==> flow/design.v <==
`timescale 1ns / 1ps
module Cordic_Machine(clock_pulse, reset, x_input, y_input, z_input, x_output, y_output, z_output, flag);
	input clock_pulse;
	input reset;  
	parameter fractional_bit = 22;
	parameter iteration_number = 22;
	input signed [fractional_bit+2:0] x_input;
	input signed [fractional_bit+2:0] y_input;
	input signed [fractional_bit+2:0] z_input;
	output signed [fractional_bit+2:0] x_output;
	output signed [fractional_bit+2:0] y_output;
	output signed [fractional_bit+2:0] z_output;
	output flag;  
	reg signed [fractional_bit+2:0] x_temp_result;
	reg signed [fractional_bit+2:0] y_temp_result;
	reg signed [fractional_bit+2:0] z_temp_result;
	reg [5:0] counter;  
	wire signed [fractional_bit+2:0] LUT_Atan [0:iteration_number];
	assign LUT_Atan[00] = 25'b000_0010000000000000000000;    
	assign LUT_Atan[01] = 25'b000_0001001011100100000000;   
	assign LUT_Atan[02] = 25'b000_0000100111111011001110;  
	assign LUT_Atan[03] = 25'b000_0000010100010001000100;
	assign LUT_Atan[04] = 25'b000_0000001010001011000011;
	assign LUT_Atan[05] = 25'b000_0000000101000101110101;
	assign LUT_Atan[06] = 25'b000_0000000010100010111101;
	assign LUT_Atan[07] = 25'b000_0000000001010001011111;
	assign LUT_Atan[08] = 25'b000_0000000000101000101111;
	assign LUT_Atan[09] = 25'b000_0000000000010100010111;
	assign LUT_Atan[10] = 25'b000_0000000000001010001011;
	assign LUT_Atan[11] = 25'b000_0000000000000101000101;
	assign LUT_Atan[12] = 25'b000_0000000000000010100010;
	assign LUT_Atan[13] = 25'b000_0000000000000001010001;
	assign LUT_Atan[14] = 25'b000_0000000000000000101000;
	assign LUT_Atan[15] = 25'b000_0000000000000000010100;
	assign LUT_Atan[16] = 25'b000_0000000000000000001010;
	assign LUT_Atan[17] = 25'b000_0000000000000000000101;
	assign LUT_Atan[18] = 25'b000_0000000000000000000010;
	assign LUT_Atan[19] = 25'b000_0000000000000000000001;
	assign LUT_Atan[20] = 25'b000_0000000000000000000000;
	assign LUT_Atan[21] = 25'b000_0000000000000000000000;
	assign LUT_Atan[22] = 25'b000_0000000000000000000000;
	always @(posedge clock_pulse) 
		begin
			if (reset)
				begin
					counter <= 0;
				end
			else if (counter == 0) 
				begin
					x_temp_result <= x_input;
					y_temp_result <= y_input;
					z_temp_result <= z_input;
					counter <= counter +1;
				end
			else 
				begin
					x_temp_result <= z_temp_result[fractional_bit+2] ? x_temp_result + (y_temp_result >>> (counter-1))
																					 : x_temp_result - (y_temp_result >>> (counter-1));
					y_temp_result <= z_temp_result[fractional_bit+2] ? y_temp_result - (x_temp_result >>> (counter-1))
																					 : y_temp_result + (x_temp_result >>> (counter-1));
					z_temp_result <= z_temp_result[fractional_bit+2] ? z_temp_result + LUT_Atan[counter-1]
																					 : z_temp_result - LUT_Atan[counter-1];
					counter <= (counter + 1) % (iteration_number);
				end
		end
	assign flag  = (counter == iteration_number-1) ? 1: 0;
	assign x_output = x_temp_result;
	assign y_output = y_temp_result;
	assign z_output = z_temp_result;
endmodule
Step by step through the tools: Cordic_Machine
What the tools print for Cordic_Machine, step after step.
Line numbers count from 1 in the design file above.
Cell names lack the library's common part.
{"block": "setup", "top_module": "Cordic_Machine", "clock": "clock_pulse", "library": "sky130hd", "pvt_corner": "tt_025C_1v80"}

Word-level counts
Yosys after proc, flatten, opt, wreduce and memory -nomap, before mapping. Enables and synchronous resets that opt folds into registers are not counted as muxes. Memory bits, and registers merged into a memory's read port (data or address), are not among the register bits. Print and check cells are not counted. Equal cells are merged and count once.
{"block": "classes", "n_addsub": 8, "div_mod_pow": 1, "n_eq": 23, "n_shift": 2, "mux": 11, "reduce_and_logical": 3}
{"block": "op_table", "op": "case mux 25 bit (select 21 bit)", "n": 1}
{"block": "op_table", "op": "2-to-1 mux 25 bit", "n": 8}
{"block": "op_table", "op": "modulo 32 x 5 -> 32 bit with constant B", "n": 1}
{"block": "op_table", "op": "adder 25 bit", "n": 3}
{"block": "op_table", "op": "subtractor 25 bit", "n": 3}
{"block": "op_table", "op": ">>> shifter 25 x 32 -> 25 bit", "n": 2}
{"block": "op_table", "op": "equality test 5 x 4 -> 1 bit with constant B", "n": 8}
{"block": "op_table", "op": "equality test 5 bit with constant B", "n": 7}
{"block": "op_table", "op": "equality test 5 x 3 -> 1 bit with constant B", "n": 4}
{"block": "op_table", "op": "equality test 5 x 2 -> 1 bit with constant B", "n": 2}
{"block": "op_table", "op": "adder 6 x 1 -> 7 bit with constant B", "n": 1}
{"block": "op_table", "op": "subtractor 6 x 1 -> 7 bit with constant B", "n": 1}
{"block": "op_table", "op": "equality test 6 x 5 -> 1 bit with constant B", "n": 1}
{"block": "op_table", "op": "zero test 6 bit", "n": 1}
{"block": "op_table", "op": "2-to-1 mux 6 bit", "n": 1}
{"block": "op_table", "op": "equality test 5 x 1 -> 1 bit with constant B", "n": 1}
{"block": "op_table", "op": "zero test 5 bit", "n": 1}
{"block": "op_table", "op": "OR reduction 3 bit", "n": 1}
{"block": "op_table", "op": "2-to-1 mux 1 bit", "n": 1}
{"block": "bits", "reg_bits": 81, "input_bits": 77, "output_inout_bits": 76, "wordCells": 52}

Longest topological paths
Yosys ltp: most cells in a row. Word level: on the elaborated netlist, between registers, memories and ports. Mapped: between sequential cells and ports; inverters and the memories' decode and read muxes count.
{"block": "logic_depth", "ltp_word": 9, "abc_area": 0, "mapped_depth": 34, "mapped_depth_nobuf": 26}

Netlist
The flow's flattened synthesis, as Yosys stat reports it; memories are mapped. The netlist is that of the ABC_AREA named above (0 if unset); the other value can give another one.
{"block": "synth_totals", "cell_count": 1507, "yosys_area_um2": 12431.9, "seqArea_um2": 2372.3, "ff_cells": 81, "buffers": 90}
{"block": "by_type", "type": "edfxtp_1", "n": 75, "type_area_um2": 2252.16}
{"block": "by_type", "type": "ha_1", "n": 84, "type_area_um2": 1.05E+03}
{"block": "by_type", "type": "mux4_2", "n": 41, "type_area_um2": 923.386}
{"block": "by_type", "type": "a21oi_1", "n": 155, "type_area_um2": 775.744}
{"block": "by_type", "type": "nand2_1", "n": 173, "type_area_um2": 649.373}
{"block": "by_type", "type": "xnor2_1", "n": 71, "type_area_um2": 621.846}
{"block": "by_type", "type": "xor2_1", "n": 68, "type_area_um2": 595.571}
{"block": "by_type", "type": "nor2_1", "n": 132, "type_area_um2": 495.475}
{"block": "by_type", "type": "o21ai_0", "n": 94, "type_area_um2": 470.451}
{"block": "by_type", "type": "mux2i_1", "n": 38, "type_area_um2": 380.365}
{"block": "by_type", "type": "a21o_1", "n": 31, "type_area_um2": 232.723}
{"block": "by_type", "type": "nand3_1", "n": 40, "type_area_um2": 200.192}
{"block": "by_type", "type": "a31oi_1", "n": 31, "type_area_um2": 193.936}
{"block": "by_type", "type": "mux2_2", "n": 14, "type_area_um2": 157.651}
{"block": "by_type", "type": "inv_1", "n": 41, "type_area_um2": 153.898}
{"block": "by_type", "type": "clkbuf_1", "n": 40, "type_area_um2": 150.144}
{"block": "by_type", "type": "dfxtp_1", "n": 6, "type_area_um2": 120.115}
{"block": "by_type", "type": "buf_2", "n": 22, "type_area_um2": 110.106}
Not listed: further types 94, cells in them 351.

Timing after synthesis
Source: OpenSTA report_checks on the synthesized netlist (no wires, ideal clock, input and output delay 20% of the period each), path of least setup slack; recovery checks are left aside. Register names are those of the netlist, which keeps one name where synthesis merged equal registers.
{"block": "synth_path", "path_kind": "register -> register", "from": "register counter[0]", "to": "register x_temp_result[24]", "clock_period_ns": 6.0, "setup_ns": 0.263, "launch_ns": 0.000, "t_arrival_ns": 6.670, "required_time_ns": 5.737, "setup_slack_ns": -0.933, "path_delay_ns": 6.933, "driving_pins": 33, "path_buffers": 8, "period_less_setup_slack_ns": 6.933}
"path_delay_ns" = arrival - input delay + setup time.
"driving_pins" counts driving pins, that of a launching flip-flop among them; a cell with two outputs on the path counts twice.
"period_less_setup_slack_ns" is the clock period less the worst setup slack; recovery checks do not enter. This is arithmetic on one report: input and output delays are still those of the set period (20% each).
Between the ends stands the longest chain of elaborated cells between them, by number of cells; it is not shown to be the way that was timed. Of several equally long chains one is given.
Each line given opens the expression or statement behind the cell; cells for indexed reads and writes are added by Yosys, which also makes memories of some case tables.
A register here has more assigning lines than the two given.
{"block": "synth_via", "cell_sequence": "dfxtp_1 -> buf_6 -> buf_8 -> buf_6 -> buf_8 -> inv_1 -> ha_1 -> buf_4 -> buf_4 -> buf_2 -> buf_4 -> mux4_2 -> nand2_1 -> nand3_1 -> a311o_1 -> nand3_1 -> ha_1 -> nand2b_1 -> nor4b_4 -> a21oi_1 -> xnor2_1 -> ha_1 -> a21o_1 -> a21o_1 -> a21o_1 -> a221oi_1 -> a21oi_1 -> nor2b_1 -> a2111oi_0 -> o21bai_1 -> a21oi_1 -> xnor2_1 -> o21ai_1", "elab_chain_cells": 5, "cells_between": 7, "classes_between": "3 x add/sub; 1 x shift; 2 x mux; 1 x reduce/logical"}
{"block": "synth_lines", "item": "from (decl)", "line": 17, "source": "reg [5:0] counter;"}
{"block": "synth_lines", "item": "from (assign)", "line": 53, "source": "counter <= counter +1;"}
{"block": "synth_lines", "item": "from (assign)", "line": 63, "source": "counter <= (counter + 1) % (iteration_number);"}
{"block": "synth_lines", "item": "subtractor 6 x 1 -> 7 bit", "line": 58, "source": ": x_temp_result - (y_temp_result >>> (counter-1));"}
{"block": "synth_lines", "item": ">>> shifter 25 x 32 -> 25 bit", "line": 58}
{"block": "synth_lines", "item": "subtractor 25 bit", "line": 58}
{"block": "synth_lines", "item": "2-to-1 mux 25 bit", "line": 57, "source": "x_temp_result <= z_temp_result[fractional_bit+2] ? x_temp_result + (y_temp_result >>> (counter-1))"}
{"block": "synth_lines", "item": "2-to-1 mux 25 bit", "line": 48, "source": "else if (counter == 0)"}
{"block": "synth_lines", "item": "to (assign)", "line": 50, "source": "x_temp_result <= x_input;"}
{"block": "synth_lines", "item": "to (assign)", "line": 57}
{"block": "synth_lines", "item": "to (decl)", "line": 14, "source": "reg signed [fractional_bit+2:0] x_temp_result;"}

Path in the finished layout
Path of least setup slack in the final report of entry B (OpenROAD, finished layout, wires in). Where an end is a register, its clock arrival counts in the times.
{"block": "layout_path", "path_kind": "register -> register", "from": "register counter[0]", "to": "register x_temp_result[24]", "clock_period_ns": 5.86, "setup_ns": 0.25, "launch_ns": 0.39, "t_arrival_ns": 5.75, "required_time_ns": 5.99, "setup_slack_ns": 0.24, "driving_pins": 26, "path_buffers": 2}
Between the ends stands the longest chain of elaborated cells between them, by number of cells; it is not shown to be the way that was timed. Of several equally long chains one is given.
A register here has more assigning lines than the two given.
{"block": "layout_via", "cell_sequence": "dfxtp_4 -> clkinvlp_4 -> ha_4 -> buf_4 -> o21bai_1 -> a21oi_2 -> buf_4 -> o21a_1 -> o21ai_0 -> and4_1 -> a311oi_4 -> nor4b_4 -> a21oi_2 -> xnor2_1 -> ha_1 -> a21o_1 -> a21o_1 -> a21o_1 -> a221oi_2 -> a21oi_2 -> nor2b_4 -> a2111oi_4 -> o21bai_1 -> a21oi_1 -> xnor2_1 -> o21ai_1", "elab_chain_cells": 5, "cells_between": 7, "classes_between": "3 x add/sub; 1 x shift; 2 x mux; 1 x reduce/logical"}
{"block": "layout_lines", "item": "from (decl)", "line": 17, "source": "reg [5:0] counter;"}
{"block": "layout_lines", "item": "from (assign)", "line": 53, "source": "counter <= counter +1;"}
{"block": "layout_lines", "item": "from (assign)", "line": 63, "source": "counter <= (counter + 1) % (iteration_number);"}
{"block": "layout_lines", "item": "subtractor 6 x 1 -> 7 bit", "line": 58, "source": ": x_temp_result - (y_temp_result >>> (counter-1));"}
{"block": "layout_lines", "item": ">>> shifter 25 x 32 -> 25 bit", "line": 58}
{"block": "layout_lines", "item": "subtractor 25 bit", "line": 58}
{"block": "layout_lines", "item": "2-to-1 mux 25 bit", "line": 57, "source": "x_temp_result <= z_temp_result[fractional_bit+2] ? x_temp_result + (y_temp_result >>> (counter-1))"}
{"block": "layout_lines", "item": "2-to-1 mux 25 bit", "line": 48, "source": "else if (counter == 0)"}
{"block": "layout_lines", "item": "to (assign)", "line": 50, "source": "x_temp_result <= x_input;"}
{"block": "layout_lines", "item": "to (assign)", "line": 57}
{"block": "layout_lines", "item": "to (decl)", "line": 14, "source": "reg signed [fractional_bit+2:0] x_temp_result;"}

# Flow runs of Cordic_Machine

Flow measurements of Cordic_Machine on sky130hd: 2 stored runs with different settings, listed in no order. Input and output delays are each 20% of the period that was set; the output load is 0.01 pF.
By "achieved_clock_period_ns" is meant the clock period of the run minus its worst setup slack. This is arithmetic on one report: input and output delays are still those of the set period (20% each).
"timing.worst_path_ns" means the part of the period allowed to the worst setup path (the constraints hold back 20% at inputs and 20% at outputs) less its slack; where the path has registers, the arrival times of their clocks count too.
"final_power_mw": no workload was simulated; the value follows from the tool's default switching activity.

Entry A
==> flow/run.sh <==
#!/bin/bash
# the make line also repeats the synthesis and layout settings of config.mk as NAME=value (left out here)
make -C /OpenROAD-flow-scripts/flow DESIGN_CONFIG=/design/flow/config.mk WORK_HOME=/design/flow/orfs CLKGATE_MAP_FILE= finish
==> flow/config.mk <==
export PLATFORM = sky130hd
export DESIGN_NAME = Cordic_Machine
export DESIGN_NICKNAME = Cordic_Machine
export VERILOG_FILES = /design/flow/design.v
export SDC_FILE = /design/flow/constraint.sdc
export NUM_CORES = 4
export LEC_CHECK = 0
export CAP_MARGIN = 20
export CELL_PAD_IN_SITES_DETAIL_PLACEMENT = 2
export CELL_PAD_IN_SITES_GLOBAL_PLACEMENT = 2
export CORE_ASPECT_RATIO = 1.5
export CORE_MARGIN = 2
export CORE_UTILIZATION = 40
export GPL_TIMING_DRIVEN = 0
export PLACE_DENSITY_LB_ADDON = 0.19
export SETUP_SLACK_MARGIN = 0.77
export SLEW_MARGIN = 20
==> flow/constraint.sdc <==
create_clock -name core_clock -period 6.0 [get_ports {clock_pulse}]
set_input_delay 1.2000 -clock core_clock [delete_from_list [all_inputs] [get_ports {clock_pulse}]]
set_output_delay 1.2000 -clock core_clock [all_outputs]
set_load 0.01 [all_outputs]

==> results of entry A, as JSON <==
{
  "outcome": "stopped before the end: clock tree synthesis reported DPL-0033"
}

Entry B
==> flow/run.sh <==
#!/bin/bash
# the make line also repeats the synthesis and layout settings of config.mk as NAME=value (left out here)
make -C /OpenROAD-flow-scripts/flow DESIGN_CONFIG=/design/flow/config.mk WORK_HOME=/design/flow/orfs CLKGATE_MAP_FILE= finish
==> flow/config.mk <==
export PLATFORM = sky130hd
export DESIGN_NAME = Cordic_Machine
export DESIGN_NICKNAME = Cordic_Machine
export VERILOG_FILES = /design/flow/design.v
export SDC_FILE = /design/flow/constraint.sdc
export NUM_CORES = 4
export LEC_CHECK = 0
export CAP_MARGIN = 20
export CORE_MARGIN = 2
export CORE_UTILIZATION = 40
export SETUP_SLACK_MARGIN = 1.51
export SLEW_MARGIN = 20
==> flow/constraint.sdc <==
create_clock -name core_clock -period 5.86 [get_ports {clock_pulse}]
set_input_delay 1.1720 -clock core_clock [delete_from_list [all_inputs] [get_ports {clock_pulse}]]
set_output_delay 1.1720 -clock core_clock [all_outputs]
set_load 0.01 [all_outputs]

==> results of entry B, as JSON <==
{
  "tns_ns": 0.000,
  "hold_worst_slack_ns": 0.726,
  "timing.worst_path_ns": 5.62,
  "worst_setup_path_type": "register -> register",
  "worst_setup_slack_ns": 0.241,
  "final_stdcell_area_um2": 17834.6,
  "achieved_clock_period_ns": 5.619,
  "design.die.area_um2": 32506.3,
  "yosys_chip_area_um2": 12431.9,
  "utilization_frac": 0.583,
  "final_power_mw": 14.384
}
